==> flow/design.v <==
module regbank (
input logic clk, regwe, regrd,
input logic [4:0] rd_addr, rs_addr, wr_addr,
input logic [15:0] write_data,
output logic [15:0] rd, rs
); 
	logic [15:0] myreg[31:0];
	always_ff @(posedge clk)
	begin
		if (regwe)
		begin 
			if (wr_addr==0) myreg[wr_addr] <= 0;
			else if (wr_addr==1) myreg[wr_addr] <= 16'h0001;
			else myreg[wr_addr] <= write_data;
		end
	end
	assign rs = (regrd)? myreg[rs_addr]:0;
	assign rd = (regrd)? myreg[rd_addr]:0;
endmodule
module signExt (input logic [4:0] data_in,
		output logic [15:0] data_out);
	assign data_out = {{12{data_in[4]}},data_in[3:0]};
endmodule
module myAlu (input logic [15:0] A, B,
		input logic alusrc, reset,
                input logic [2:0] alu_cb,
                output logic [15:0] ALUOUT,
		output logic [3:0] status);
	logic [15:0] comp;
        always_comb
        begin
		if (reset)
		begin
			status = 4'd0;
			ALUOUT = 16'd0;
			comp = 16'd0;
		end
		else if (alusrc)
		begin
			case (alu_cb)
                        3'b000: begin  
				comp = 16'd0;
				ALUOUT = $signed(A) + $signed(B);
				if (ALUOUT == 16'd0)
					status[3] = 1'b1;
				else
					status[3] = 1'b0;
				if (ALUOUT[15] == 1'b1)
					status[2] = 1'b1;
				else
					status[2] = 1'b0;
				if ((A[15]==1'b0) && (B[15]==1'b0) && (ALUOUT[15] == 1'b1))
					status[1] = 1'b1;
				else
					status[1] = 1'b0;
				if ((A[15]==1'b1) && (B[15]==1'b1) && (ALUOUT[15] == 1'b0))
					status[1] = 1'b1;
				else
					status[1] = 1'b0;
				if (A>=B)
					status[0] = 1'b1;
				else
					status[0] = 1'b0;
				end
                        3'b001: begin  
				comp = 16'd0;
				ALUOUT = $signed(A) - $signed(B);
				if (A == B)
					status[3] = 1'b1;
				else
					status[3] = 1'b0;
				if (ALUOUT[15] == 1'b1)
					status[2] = 1'b1;
				else
					status[2] = 1'b0;
				if ((A[15]==1'b0) && (B[15]==1'b1) && (ALUOUT[15] == 1'b1))
					status[1] = 1'b1;
				else
					status[1] = 1'b0;
				if ((A[15]==1'b1) && (B[15]==1'b0) && (ALUOUT[15] == 1'b0))
					status[1] = 1'b1;
				else
					status[1] = 1'b0;
				if (A>=B)
					status[0] = 1'b1;
				else
					status[0] = 1'b0;
				end
			3'b010: begin  
				comp = 16'd0;
				ALUOUT = A&B;
				status[1] = 1'b0;
				if (ALUOUT == 16'd0)
					status[3] = 1'b1;
				else
					status[3] = 1'b0;
				if (ALUOUT[15] == 1'b1)
					status[2] = 1'b1;
				else
					status[2] = 1'b0;
				if (A>=B)
					status[0] = 1'b1;
				else
					status[0] = 1'b0;
				end
			3'b011: begin  
				comp = 16'd0;
				ALUOUT = A|B;
				status[1] = 1'b0;
				if (ALUOUT == 16'd0)
					status[3] = 1'b1;
				else
					status[3] = 1'b0;
				if (ALUOUT[15] == 1'b1)
					status[2] = 1'b1;
				else
					status[2] = 1'b0;
				if (A>=B)
					status[0] = 1'b1;
				else
					status[0] = 1'b0;
				end
			3'b100: begin  
				comp = 16'd0;
				ALUOUT = ~B;
				status[1] = 1'b0;
				status[0] = 1'b0;
				if (ALUOUT == 16'd0)
					status[3] = 1'b1;
				else
					status[3] = 1'b0;
				if (ALUOUT[15] == 1'b1)
					status[2] = 1'b1;
				else
					status[2] = 1'b0;
				end
			3'b101: begin
				ALUOUT = 16'd0;  
				comp = $signed(A) - $signed(B);
				if (A == B)
					status[3] = 1'b1;
				else
					status[3] = 1'b0;
				if (comp[15] == 1'b1)
					status[2] = 1'b1;
				else
					status[2] = 1'b0;
				if ((A[15]==1'b0) && (B[15]==1'b1) && (comp[15] == 1'b1))
					status[1] = 1'b1;
				else
					status[1] = 1'b0;
				if ((A[15]==1'b1) && (B[15]==1'b0) && (comp[15] == 1'b0))
					status[1] = 1'b1;
				else
					status[1] = 1'b0;
				if (A>=B)
					status[0] = 1'b1;
				else
					status[0] = 1'b0;
				end
			default: begin
				ALUOUT = 16'd0;
				comp = 16'd0;
				status = 4'd0;
				end
			endcase
		end
		else 
		begin
			ALUOUT = 16'd0;
			comp = 16'd0;
			status = 4'd0;
                end
	end
endmodule
module datapath(
input logic clk, reg_we,alusrc,reg_rd,lw_add_e,sw_add_e, lwi, w0, w1, reset,
input logic [2:0] alu_cb,
input logic [4:0] lw_addr, sw_addr_d, sw_addr_s,
input wire [15:0] ins,
input  wire [15:0] data_in,
input logic [6:0] mem_addr,
output logic ri,
output logic [6:0] addr,
output logic [6:0] daddr,
output logic [15:0] data,
output logic [3:0] status
);
logic [15:0] rd, rs, aluout, rs_reg, rs_im, reg_in;
logic [4:0] rbank_wr,rd_addr,rs_addr;
regbank my_reg(.clk(clk), .regwe(reg_we), .regrd(reg_rd), .rd_addr(rd_addr), .rs_addr(rs_addr), .wr_addr(rbank_wr), .write_data(reg_in), .rd(rd), .rs(rs_reg) );
myAlu alu(.A(rd), .B(rs), .alusrc(alusrc), .reset(reset), .alu_cb(alu_cb), .ALUOUT(aluout), .status(status[3:0]));
signExt sign(.data_in(ins[5:1]), .data_out(rs_im));
assign rs = (ins[11])? rs_im : rs_reg; 
assign addr = mem_addr;
assign daddr = (lw_add_e||sw_add_e) ? (rs_reg[6:0]):7'b0;
always_comb
begin
	if (lwi)
	begin
		reg_in = ins[15:0];
	end
	else if (lw_add_e)
	begin
		reg_in = data_in[15:0];
	end
	else
	begin
		reg_in = aluout;
	end
	if (w0) rbank_wr = 0;
	else if (w1) rbank_wr = 5'b00001;
	else if (lwi) rbank_wr = lw_addr;
	else rbank_wr = ins[10:6];
	if (sw_add_e)
	begin
		rd_addr = sw_addr_d;
		rs_addr = sw_addr_s;
		data = rd[15:0];
		ri = 1'b0;
	end
	else
	begin
		rd_addr = ins[10:6];
		rs_addr = ins[5:1];
		data = 16'b0;
		ri = 1'b1;
	end
end
endmodule
module control(
input logic start, clk, reset, 
input logic [3:0] status,
input wire [15:0] ins, 
output logic [2:0] alu_cb,
output logic [4:0] lw_addr, sw_addr_d, sw_addr_s,
output logic [6:0] mem_addr,
output logic mem_we,reg_we,alusrc,reg_rd,lw_add_e,sw_add_e,lwi,done,w0,w1);
	logic [6:0] pc,ra;
	logic lwe,swe,swd,go,stop, lwei,lw_add_ei,mem_rd;
	logic [3:0] status_int;
	typedef enum logic [3:0] {s0, s1, s2, s3, s4, s5, s6, s7,s8,s9,s10,s11} statetype;
        statetype state, nextstate;
	always_ff @(posedge clk)
	begin
		if (reset)  state <= s0;
		else if (start) state <= s1;
		else if (go) state <= nextstate;
	end
	always_comb
        begin
                case (state)
                        s0: begin
				if(start) nextstate = s1;
				else nextstate = s0;
			    end
                        s1: nextstate = s2;
			s2: nextstate = s3;
			s3: nextstate = s5;
                        s4: begin 
				if(lwei) nextstate = s6;
				else if(lwe) nextstate = s8;
				else if (stop) nextstate = s9;
				else nextstate = s5;
			    end
			s5: nextstate = s4;
			s6: nextstate = s7;
			s7: nextstate = s10;
			s8: nextstate = s11;
                        s9: begin
				if (start) nextstate = s1; 
				else nextstate = s9;
			    end
			s10: nextstate = s11;
			s11: nextstate = s4;
			default: nextstate = s0;
                endcase
        end
	always_ff @(posedge clk)
	begin
	if (nextstate == s0)
	begin 
		go <= 1'b0;
		done <= 1'b0;
		stop <= 1'b0;
		alusrc <= 1'b0;
		reg_we <= 1'b0;
		lwe <= 1'b0;
		swe <= 1'b0;
		mem_rd <= 1'b1;
		reg_rd <= 1'b0;
		w0 <= 1'b0;
		w1 <= 1'b0;
		lw_add_e <= 1'b0;
		sw_add_e <= 1'b0;
		lwi <= 1'b0;
		lwei <= 1'b0;
		swd <= 1'b0;
		alu_cb <= 3'b0;
		lw_addr <= 4'b0;
		sw_addr_d <= 4'b0;
		sw_addr_s <= 4'b0;
		lw_add_ei <= 1'b0;
		pc <= 7'd0;
		ra <= 7'd0;
		status_int <= 4'b0;
	end
	else if (nextstate == s1)
	begin
		go <= 1'b1;
		done <= 1'b0;
		reg_rd <= 1'b1;
	end
	else if (nextstate == s2)
	begin
		w0 <= 1'b1;
		reg_we <= 1'b1;
	end
	else if (nextstate == s3)
	begin
		w0 <= 1'b0;
		w1 <= 1'b1;
		mem_rd <= 1'b1;
		reg_we <= 1'b1;
	end
	else if (nextstate == s4)
	begin
		reg_we <= 1'b0;
		mem_rd <= 1'b1;
		alusrc <= 1'b0;
		status_int <= status;
		if (lwe)
			begin
			reg_we <= 1'b1;
			end	
	end
	else if (nextstate == s5)
	begin
	w1 <= 1'b0;
	case (ins[15:12])
	4'd0: begin	
		alusrc <= 1'b0;
		reg_we <= 1'b0;
		lwe <= 1'b0;
		swe <= 1'b0;
		mem_rd <= 1'b1;
		reg_rd <= 1'b1;
		lwi <= 1'b0;
		if (ins[0])
		begin	
			stop <= 1'b1;
			pc <= pc;
		end
		else
			pc <= pc + 1;
	     end
	4'd1: begin
		alu_cb <= 3'b0;
		alusrc <= 1'b1;
		reg_we <= 1'b1;
		lwi <= 1'b0;
		lwe <= 1'b0;
		swe <= 1'b0;
		lw_add_e <= 1'b0;
		sw_add_e <= 1'b0;
		pc <= pc + 1;
	     end
	4'd2: begin
		alu_cb <= 3'b001;
		alusrc <= 1'b1;
		reg_we <= 1'b1;
		lwi <= 1'b0;
		lwe <= 1'b0;
		swe <= 1'b0;
		lw_add_e <= 1'b0;
		sw_add_e <= 1'b0;
		pc <= pc + 1;
	     end
	4'd3: begin
		alu_cb <= 3'b010;
		alusrc <= 1'b1;
		reg_we <= 1'b1;
		lwi <= 1'b0;
		lwe <= 1'b0;
		swe <= 1'b0;
		lw_add_e <= 1'b0;
		sw_add_e <= 1'b0;
		pc <= pc + 1;
	     end
	4'd4: begin
		alu_cb <= 3'b011;
		alusrc <= 1'b1;
		reg_we <= 1'b1;
		lwi <= 1'b0;
		lwe <= 1'b0;
		swe <= 1'b0;
		lw_add_e <= 1'b0;
		sw_add_e <= 1'b0;
		pc <= pc + 1;
	     end
	4'd5: begin
		alu_cb <= 3'b100;
		alusrc <= 1'b1;
		reg_we <= 1'b1;
		lwi <= 1'b0;
		lwe <= 1'b0;
		swe <= 1'b0;
		lw_add_e <= 1'b0;
		sw_add_e <= 1'b0;
		pc <= pc + 1;
	     end 
	4'd6: begin
		alu_cb <= 3'b101;
		alusrc <= 1'b1;
		reg_we <= 1'b0;
		lwi <= 1'b0;
		lwe <= 1'b0;
		swe <= 1'b0;
		lw_add_e <= 1'b0;
		sw_add_e <= 1'b0;
		pc <= pc + 1;
	     end
	4'd7:begin
		alusrc <= 1'b0;
		reg_we <= 1'b0;
		sw_add_e <= 1'b0;
		swe <= 1'b0;
		lw_addr <= ins[10:6];
		if (ins[11])
		begin 
		lwei <= 1'b1;
		pc <= pc+1;
		end
		else
		begin
		lw_add_e <= 1'b1;
		lwei <= 1'b0;
		lwe <= 1'b1;
		pc <= pc;
		end
	   end
	4'd8:begin
		sw_addr_d <= ins[10:6];
		sw_addr_s <= ins[5:1];
		alusrc <= 1'b0;
		reg_we <= 1'b0;
		lw_add_e <= 1'b0;
		sw_add_e <= 1'b1;
		lwe <= 1'b0;
		lwi <= 1'b0;
		pc <= pc + 1;
	   end
	4'd9: begin
		alusrc <= 1'b0;
		reg_we <= 1'b0;
		lwe <= 1'b0;
		swe <= 1'b0;
		lwi <= 1'b0;
		lw_add_e <= 1'b0;
		sw_add_e <= 1'b0;
		pc <= ins[7:1];
	     end
	4'd10: begin
		alusrc <= 1'b0;
		reg_we <= 1'b0;
		lwi <= 1'b0;
		lwe <= 1'b0;
		swe <= 1'b0;
		lw_add_e <= 1'b0;
		sw_add_e <= 1'b0;
		if (status_int[3])
		pc <= ins[7:1];
		else pc <= pc + 1;
	     end
	4'd11: begin
		alusrc <= 1'b0;
		reg_we <= 1'b0;
		lwi <= 1'b0;
		lwe <= 1'b0;
		swe <= 1'b0;
		lw_add_e <= 1'b0;
		sw_add_e <= 1'b0;
		if (status_int[3] == 1'b0)
		pc <= ins[7:1];
		else pc <= pc + 1;
	     end
	4'd12: begin
		alusrc <= 1'b0;
		reg_we <= 1'b0;
		lwi <= 1'b0;
		lwe <= 1'b0;
		swe <= 1'b0;
		lw_add_e <= 1'b0;
		sw_add_e <= 1'b0;
		if (status_int[0])
		pc <= ins[7:1];
		else pc <= pc + 1;
	     end
	4'd13: begin
		alusrc <= 1'b0;
		reg_we <= 1'b0;
		lwi <= 1'b0;
		lwe <= 1'b0;
		swe <= 1'b0;
		lw_add_e <= 1'b0;
		sw_add_e <= 1'b0;
		if (status_int[2])
		pc <= ins[7:1];
		else pc <= pc + 1;
	     end
	4'd14: begin
		alusrc <= 1'b0;
		reg_we <= 1'b0;
		lwi <= 1'b0;
		lwe <= 1'b0;
		swe <= 1'b0;
		lw_add_e <= 1'b0;
		sw_add_e <= 1'b0;
		ra <= pc+1;
		pc <= ins[7:1];
	     end
	4'd15: begin
		alusrc <= 1'b0;
		reg_we <= 1'b0;
		lwi <= 1'b0;
		lwe <= 1'b0;
		swe <= 1'b0;
		lw_add_e <= 1'b0;
		sw_add_e <= 1'b0;
		pc <= ra;
	     end
	endcase
	end		
	else if (nextstate == s6)
	begin
		lwei <= 1'b0;		 
	end
	else if (nextstate == s7)
	begin
		lwi <= 1'b1;
		reg_we <= 1'b1;		 
	end
	else if (nextstate == s10)
	begin
		lwi <= 1'b0;
		reg_we <= 1'b0;
		pc <= pc + 1;
	end
	else if (nextstate == s8)
	begin
		lwe <= 1'b0;
		reg_we <= 1'b0;
		lw_add_e <= 1'b0;
		pc <= pc + 1;
	end
	else if (nextstate == s9)
	begin
		go <= 1'b0;
		lw_add_e <= 1'b0;
		sw_add_e <= 1'b0;
		swd <= 1'b0;
		alusrc <= 1'b0;
		reg_we <= 1'b0;
		lwe <= 1'b0;
		swe <= 1'b0;
		mem_rd <= 1'b0;
		reg_rd <= 1'b0;
		stop <= 1'b0;
		done <= 1'b1;
	end
	end
	assign mem_we=(mem_rd)?1'b1:1'b0;
	assign mem_addr = pc;
endmodule
module risc16_core (
input  logic        clk, reset, start,
output logic        done,
output logic [6:0]  imem_addr,
input  logic [15:0] imem_rdata,
output logic [6:0]  dmem_addr,
output logic        dmem_we,
output logic [15:0] dmem_wdata,
input  logic [15:0] dmem_rdata
);
logic mem_we,reg_we,alusrc,reg_rd,lw_add_e,sw_add_e,lwi,w0,w1,ri;
logic [3:0] status;
logic [6:0] c_mem_addr,d_addr,daddr_in;
logic [15:0] ins, rdata_in;
logic [2:0] alu_cb;
logic [4:0] lw_addr,sw_addr_d, sw_addr_s;
assign ins = imem_rdata;
assign imem_addr = d_addr;
assign dmem_addr = daddr_in;
assign dmem_we = ~ri;
assign dmem_wdata = rdata_in;
control cb(.start(start), .clk(clk), .reset(reset), .status(status), .ins(ins), .alu_cb(alu_cb), .mem_addr(c_mem_addr), .mem_we(mem_we),.reg_we(reg_we),.alusrc(alusrc),.reg_rd(reg_rd),.lw_add_e(lw_add_e),.sw_add_e(sw_add_e),.lwi(lwi),.done(done), .w0(w0), .w1(w1), .lw_addr(lw_addr), .sw_addr_d(sw_addr_d), .sw_addr_s(sw_addr_s));
datapath dp(.clk(clk), .reg_we(reg_we), .alusrc(alusrc), .reg_rd(reg_rd), .lw_add_e(lw_add_e), .sw_add_e(sw_add_e), .lwi(lwi), .alu_cb(alu_cb), .mem_addr(c_mem_addr), .ins(ins), .addr(d_addr), .data(rdata_in), .status(status), .w0(w0), .w1(w1), .reset(reset), .lw_addr(lw_addr), .data_in(dmem_rdata), .daddr(daddr_in), .ri(ri), .sw_addr_d(sw_addr_d), .sw_addr_s(sw_addr_s));
endmodule
# --- Tool chain data of risc16_core ---
# What the tools print for risc16_core, step after step.
# Lines are those of the file above, counted from 1.
# Operators carry their Yosys type and port widths (W data, S select, Z words).
# Library cell names are shortened.
setup:
  top: "risc16_core"
  clock_port: "clk"
  cell_library: "sky130hd"
  pvt_corner: "tt_025C_1v80"

# --- After elaboration ---
# Yosys after proc, flatten, opt, wreduce and memory -nomap, before mapping. Memory bits, and registers merged into a memory's read port (data or address), are not among the register bits. Print and check cells are not counted.
# Memory sizes are those after Yosys's memory passes, which may raise the word count (mostly to a power of two), join words into wider ones and drop unused or constant bits.
word_totals:
  word_cells: 305
  out_inout_bits: 32
  memories: 1
  register_bits: 53
  mem_bits_rw: 512
mem_list:
  columns: ["name", "words", "width", "rd", "write_ports", "line", "source"]
  rows:
  - ["dp.my_reg.myreg", 32, 16, 2, 1, 7, "logic [15:0] myreg[31:0];"]
op_classes:
  n_mux: 124
  compare: 1
  reduce_logical: 61
  n_logic: 17
  n_addsub: 3
  eq_ne: 76
ops:
  columns: ["cell", "n"]
  rows:
  - ["$mux W16", 13]
  - ["$mux W7", 12]
  - ["$pmux W16 S5", 1]
  - ["$mux W1", 76]
  - ["$logic_not A16 Y1", 4]
  - ["$pmux W7 S9", 1]
  - ["$eq A4 B4 Y1 const B", 15]
  - ["$eq A4 B3 Y1 const B", 12]
  - ["$pmux W4 S10", 1]
  - ["$reduce_and A9 Y1", 4]
  - ["$reduce_and A10 Y1", 3]
  - ["$reduce_and A6 Y1", 5]
  - ["$reduce_or A14 Y1", 2]
  - ["$ne A2 B1 Y1 const B", 13]
  - ["$mux W5", 5]
  - ["$ne A3 B1 Y1 const B", 8]
  - ["$eq A4 B2 Y1 const B", 6]
  - ["$mux W4", 6]
  - ["$ne A3 B3 Y1 const B", 6]
  - ["$pmux W3 S6", 1]
  - ["$add A16 B16 Y16", 1]
  - ["$sub A16 B16 Y16", 1]
  - ["$ge A16 B16 Y1", 1]
  - ["$eq A16 B16 Y1", 1]
  - ["$and A16 B16 Y16", 1]
  - ["$or A16 B16 Y16", 1]
  - ["$not A16 Y16", 1]
  - ["$reduce_or A15 Y1", 1]
# Other operator kinds: 34; their cells: 80.

# --- Depth ---
# Longest topological path by Yosys (ltp), each cell counted once; first at word level (registers and memories cut), then after technology mapping (sequential cells cut; the memories' decode and read muxes count).
logic_depth:
  word_depth: 15
  abc_area: 0
  mapped_depth: 29
  ltp_nobuf: 23

# --- After synthesis ---
# Source: synth_stat.txt of the flow (Yosys; design flattened, memories mapped). It holds for the ABC_AREA given above (unset counts as 0); a run with the other value may have another netlist.
# The area totals of this step are shown rounded.
synth_totals:
  flip_flops: 575
  seqArea_um2: 16600
  synth_area_um2: 32400
  mapped_cells: 2934
types:
  columns: ["cell", "n", "area_total_um2"]
  rows:
  - ["edfxtp_1", 512, 1.54E+04]
  - ["mux4_2", 132, 2.97E+03]
  - ["nand2_1", 519, 1.95E+03]
  - ["dfxtp_1", 63, 1261.21]
  - ["a211oi_1", 105, 788.256]
  - ["a21oi_1", 155, 775.744]
  - ["nand3_1", 154, 770.739]
  - ["ha_1", 53, 663.136]
  - ["mux2i_1", 66, 660.634]
  - ["a311oi_1", 74, 648.122]
  - ["nor2_1", 167, 626.851]
  - ["clkbuf_1", 122, 457.939]
  - ["o21ai_0", 80, 400.384]
  - ["buf_2", 68, 340.326]
  - ["nor2b_1", 51, 319.056]
  - ["inv_1", 75, 281.52]
  - ["a31oi_1", 40, 250.24]
  - ["and2_1", 40, 250.24]
# Not listed: further types 75, cells in them 458.
# By module: a second synthesis without flattening, with its own total; a netlist apart from the flattened one above.
unflattened:
  cells_unflattened: 2133
  hier_area_um2: 31400
# Each row is one instance without its submodules.
by_module:
  columns: ["mod", "mod_seq_area_um2", "area_um2", "n_cells", "instances"]
  rows:
  - ["regbank", 15400, 24300, 1209, 1]
  - ["control", 1220, 3130, 372, 1]
  - ["myAlu", 0.0, 2810, 407, 1]
  - ["datapath", 0.0, 1030, 128, 1]
  - ["signExt", 0.0, 120, 16, 1]
  - ["risc16_core", 0.0, 3.8, 1, 1]

# --- Worst setup path after synthesis ---
# OpenSTA on the mapped netlist: ideal clock, no wires. The path of least setup slack (recovery checks aside). Input and output delay are each 20% of the period. Register names are those of the netlist, which keeps one name where synthesis merged equal registers.
synth_timing:
  path_kind: "input-to-reg"
  start: "input port imem_rdata[6]"
  end: "memory dp.my_reg.myreg[0][6]"
  setup_ns: 0.467
  path_delay_ns: 5.682
  slack_ns: -0.082
  driving_pins: 21
  path_buffers: 5
  t_arrival_ns: 6.615
  clock_period_ns: 7.0
  period_less_setup_slack_ns: 7.082
# "path_delay_ns" is the arrival time less input delay plus setup time.
# "driving_pins" counts driving pins, that of a launching flip-flop among them; a cell with two outputs on the path counts twice.
# "period_less_setup_slack_ns" = period - worst setup slack (recovery checks aside). The figure is calculated, with input and output delays left at 20% of the set period.
# The rows between start and end are the longest chain of elaborated cells between them; the timing report does not say that the signal goes this way. Where chains are equally long, one stands for them.
# A line is the first line of the expression or statement that the cell stems from. Yosys adds cells for indexed reads and writes and turns some case tables into memories.
# The chain passes a memory read, where the word-level depth is cut; so it can be longer than that depth.
# The path ends at the data pin of a flip-flop with enable; ways to the enable are not counted.
synth_via:
  path_cell_list: "mux2i_1 buf_2 buf_2 buf_2 buf_2 mux4_2 nand2_1 nand3_1 a31oi_1 nor2b_1 ha_1 clkbuf_1 nor2b_1 o21a_1 or2_2 a21oi_1 o21bai_1 o221ai_1 a221o_1 a221oi_1 a211oi_1"
  elab_chain_cells: 13
synth_rtl:
  columns: ["item", "line", "source"]
  rows:
  - ["from (decl)", 579, "input  logic [15:0] imem_rdata,"]
  - ["$mux W5", 215, "if (sw_add_e)"]
  - ["$mem_v2 Z32 W16", 7, "logic [15:0] myreg[31:0];"]
  - ["$mux W16", 18, "assign rd = (regrd)? myreg[rd_addr]:0;"]
  - ["$sub A16 B16 Y16", 67, "ALUOUT = $signed(A) - $signed(B);"]
  - ["$pmux W16 S5", 40, "case (alu_cb)"]
  - ["$mux W16", 38, "else if (alusrc)"]
  - ["$mux W16", 32, "if (reset)"]
  - ["$mux W16", 203, "else if (lw_add_e)"]
  - ["$mux W16", 199, "if (lwi)"]
  - ["$mux W16", 13, "else if (wr_addr==1) myreg[wr_addr] <= 16'h0001;"]
  - ["$mux W16", 12, "if (wr_addr==0) myreg[wr_addr] <= 0;"]
  - ["$mux W16", 10, "if (regwe)"]
  - ["$mux W16", null, null]
  - ["to (decl)", 7, null]

# --- Timing after layout ---
# Path of least setup slack in the final report of stored run 2 (OpenROAD, finished layout, wires in). Where an end is a register, its clock arrival counts in the times.
layout_timing:
  path_kind: "reg-to-reg"
  start: "register cb.sw_add_e"
  end: "memory dp.my_reg.myreg[28][6]"
  driving_pins: 28
  slack_ns: -1.63
  clock_period_ns: 3.93
  setup_ns: 0.25
  t_arrival_ns: 6.04
  path_buffers: 11
# The rows between start and end are the longest chain of elaborated cells between them; the timing report does not say that the signal goes this way. Where chains are equally long, one stands for them.
# The chain passes a memory read, where the word-level depth is cut; so it can be longer than that depth.
# A register here has more assigning lines than the two given.
layout_via:
  path_cell_list: "dfxtp_4 buf_12 buf_8 mux2i_4 buf_6 buf_12 nor2_1 buf_4 a31oi_1 o311ai_1 buf_4 a311oi_4 buf_4 xnor2_2 ha_4 o21bai_4 a21oi_2 o21bai_2 buf_4 buf_4 a21oi_2 nor2_2 a221o_1 a221o_1 a221oi_4 buf_4 a211oi_4 buf_12"
  elab_chain_cells: 14
layout_rtl:
  columns: ["item", "line", "source"]
  rows:
  - ["from (decl)", 238, "output logic mem_we,reg_we,alusrc,reg_rd,lw_add_e,sw_add_e,lwi,done,w0,w1);"]
  - ["from (assign)", 295, "sw_add_e <= 1'b0;"]
  - ["from (assign)", 365, "sw_add_e <= 1'b0;"]
  - ["$mux W5", 215, "if (sw_add_e)"]
  - ["$mem_v2 Z32 W16", 7, "logic [15:0] myreg[31:0];"]
  - ["$mux W16", 17, "assign rs = (regrd)? myreg[rs_addr]:0;"]
  - ["$mux W16", 194, "assign rs = (ins[11])? rs_im : rs_reg;"]
  - ["$sub A16 B16 Y16", 67, "ALUOUT = $signed(A) - $signed(B);"]
  - ["$pmux W16 S5", 40, "case (alu_cb)"]
  - ["$mux W16", 38, "else if (alusrc)"]
  - ["$mux W16", 32, "if (reset)"]
  - ["$mux W16", 203, "else if (lw_add_e)"]
  - ["$mux W16", 199, "if (lwi)"]
  - ["$mux W16", 13, "else if (wr_addr==1) myreg[wr_addr] <= 16'h0001;"]
  - ["$mux W16", 12, "if (wr_addr==0) myreg[wr_addr] <= 0;"]
  - ["$mux W16", 10, "if (regwe)"]
  - ["$mux W16", null, null]
  - ["to (decl)", 7, null]

Appendix: measured runs

Stored flow runs of risc16_core (4 of them; Yosys, OpenROAD, sky130hd). They differ in their settings and are not a sequence. Constraints: input delay and output delay 20% of the set period each, output load 0.01 pF.
"achieved_clock_period_ns" means the clock period less the worst setup slack. The figure is calculated, with input and output delays left at 20% of the set period.
"worstPathTime_ns" is the time allowed to the run's worst setup path (the clock period less input and output delay, where it has them) less its slack. Clock arrival times count: a late capture clock shortens it, a late launch clock lengthens it.
By "fin_power_uw" is meant OpenSTA's value without simulated activity: inputs other than the clock are taken to toggle once in ten clock periods, and the tool carries that through the logic.
Measured values are rounded.

--- stored run 1 ---
==> flow/run.sh <==
#!/bin/bash
# the make line also repeats the synthesis and layout settings of config.mk as NAME=value (left out here)
make -C /OpenROAD-flow-scripts/flow DESIGN_CONFIG=/design/flow/config.mk WORK_HOME=/design/flow/orfs CLKGATE_MAP_FILE= finish
==> flow/config.mk <==
export PLATFORM = sky130hd
export DESIGN_NAME = risc16_core
export DESIGN_NICKNAME = risc16_core
export VERILOG_FILES = /design/flow/design.v
export SDC_FILE = /design/flow/constraint.sdc
export NUM_CORES = 4
export LEC_CHECK = 0
export CAP_MARGIN = 20
export CELL_PAD_IN_SITES_DETAIL_PLACEMENT = 0
export CELL_PAD_IN_SITES_GLOBAL_PLACEMENT = 3
export CORE_MARGIN = 2
export CORE_UTILIZATION = 69
export CTS_CLUSTER_DIAMETER = 59
export GPL_ROUTABILITY_DRIVEN = 0
export PLACE_DENSITY_LB_ADDON = 0.27
export SLEW_MARGIN = 40
==> flow/constraint.sdc <==
create_clock -name core_clock -period 12.2 [get_ports {clk}]
set_input_delay 2.4400 -clock core_clock [delete_from_list [all_inputs] [get_ports {clk}]]
set_output_delay 2.4400 -clock core_clock [all_outputs]
set_load 0.01 [all_outputs]

==> results, as YAML <==
outcome: "no final report: placement broke off with FLW-0024"

--- stored run 2 ---
==> flow/run.sh <==
#!/bin/bash
# the make line also repeats the synthesis and layout settings of config.mk as NAME=value (left out here)
make -C /OpenROAD-flow-scripts/flow DESIGN_CONFIG=/design/flow/config.mk WORK_HOME=/design/flow/orfs CLKGATE_MAP_FILE= finish
==> flow/config.mk <==
export PLATFORM = sky130hd
export DESIGN_NAME = risc16_core
export DESIGN_NICKNAME = risc16_core
export VERILOG_FILES = /design/flow/design.v
export SDC_FILE = /design/flow/constraint.sdc
export NUM_CORES = 4
export LEC_CHECK = 0
export CAP_MARGIN = 35
export CELL_PAD_IN_SITES_DETAIL_PLACEMENT = 0
export CELL_PAD_IN_SITES_GLOBAL_PLACEMENT = 3
export CORE_MARGIN = 2
export CORE_UTILIZATION = 17
export CTS_CLUSTER_SIZE = 85
export MIN_ROUTING_LAYER = met2
export PLACE_DENSITY_LB_ADDON = 0.01
export SETUP_SLACK_MARGIN = 0.01
export SLEW_MARGIN = 20
export TNS_END_PERCENT = 40
==> flow/constraint.sdc <==
create_clock -name core_clock -period 3.93 [get_ports {clk}]
set_input_delay 0.7860 -clock core_clock [delete_from_list [all_inputs] [get_ports {clk}]]
set_output_delay 0.7860 -clock core_clock [all_outputs]
set_load 0.01 [all_outputs]

==> results, as YAML <==
results:
  cell_area_final_um2: 48800
  timing.setup.tns_ns: -716
  post_route_util_pct: 25.7
  holdWs_ns: 0.450
  fin_power_uw: 18700
  timing.setup.ws_ns: -1.63
  achieved_clock_period_ns: 5.564
  design.die.area_um2: 194000
  yosys_chip_area_um2: 32400
  worstPathTime_ns: 5.56
  worst_path_kind: "reg-to-reg"

--- stored run 3 ---
==> flow/run.sh <==
#!/bin/bash
# the make line also repeats the synthesis and layout settings of config.mk as NAME=value (left out here)
make -C /OpenROAD-flow-scripts/flow DESIGN_CONFIG=/design/flow/config.mk WORK_HOME=/design/flow/orfs CLKGATE_MAP_FILE= finish
==> flow/config.mk <==
export PLATFORM = sky130hd
export DESIGN_NAME = risc16_core
export DESIGN_NICKNAME = risc16_core
export VERILOG_FILES = /design/flow/design.v
export SDC_FILE = /design/flow/constraint.sdc
export NUM_CORES = 4
export LEC_CHECK = 0
export CAP_MARGIN = 20
export CORE_MARGIN = 2
export CORE_UTILIZATION = 40
export SETUP_SLACK_MARGIN = 1.42
export SLEW_MARGIN = 20
==> flow/constraint.sdc <==
create_clock -name core_clock -period 6.85 [get_ports {clk}]
set_input_delay 1.3700 -clock core_clock [delete_from_list [all_inputs] [get_ports {clk}]]
set_output_delay 1.3700 -clock core_clock [all_outputs]
set_load 0.01 [all_outputs]

==> results, as YAML <==
results:
  cell_area_final_um2: 43500
  timing.setup.tns_ns: 0.000
  post_route_util_pct: 54.2
  holdWs_ns: 0.462
  fin_power_uw: 9900
  timing.setup.ws_ns: 1.17
  achieved_clock_period_ns: 5.682
  design.die.area_um2: 83300
  yosys_chip_area_um2: 32400
  worstPathTime_ns: 4.31
  worst_path_kind: "input-to-reg"

--- stored run 4 ---
==> flow/run.sh <==
#!/bin/bash
# the make line also repeats the synthesis and layout settings of config.mk as NAME=value (left out here)
make -C /OpenROAD-flow-scripts/flow DESIGN_CONFIG=/design/flow/config.mk WORK_HOME=/design/flow/orfs CLKGATE_MAP_FILE= finish
==> flow/config.mk <==
export PLATFORM = sky130hd
export DESIGN_NAME = risc16_core
export DESIGN_NICKNAME = risc16_core
export VERILOG_FILES = /design/flow/design.v
export SDC_FILE = /design/flow/constraint.sdc
export NUM_CORES = 4
export LEC_CHECK = 0
export ABC_AREA = 0
export CAP_MARGIN = 20
export CELL_PAD_IN_SITES_DETAIL_PLACEMENT = 1
export CORE_ASPECT_RATIO = 1.31
export CORE_MARGIN = 2
export CORE_UTILIZATION = 48
export GPL_ROUTABILITY_DRIVEN = 0
export GPL_TIMING_DRIVEN = 1
export HOLD_SLACK_MARGIN = -0.09
export MIN_ROUTING_LAYER = met1
export PLACE_DENSITY = 0.48
export SETUP_SLACK_MARGIN = -0.42
export SLEW_MARGIN = 5
export TNS_END_PERCENT = 10
==> flow/constraint.sdc <==
create_clock -name core_clock -period 6.38 [get_ports {clk}]
set_input_delay 1.2760 -clock core_clock [delete_from_list [all_inputs] [get_ports {clk}]]
set_output_delay 1.2760 -clock core_clock [all_outputs]
set_load 0.01 [all_outputs]

==> results, as YAML <==
results:
  cell_area_final_um2: 38600
  timing.setup.tns_ns: -4.04
  post_route_util_pct: 57.5
  holdWs_ns: 0.468
  fin_power_uw: 9300
  timing.setup.ws_ns: -0.170
  achieved_clock_period_ns: 6.550
  design.die.area_um2: 69600
  yosys_chip_area_um2: 32400
  worstPathTime_ns: 4.00
  worst_path_kind: "input-to-output"
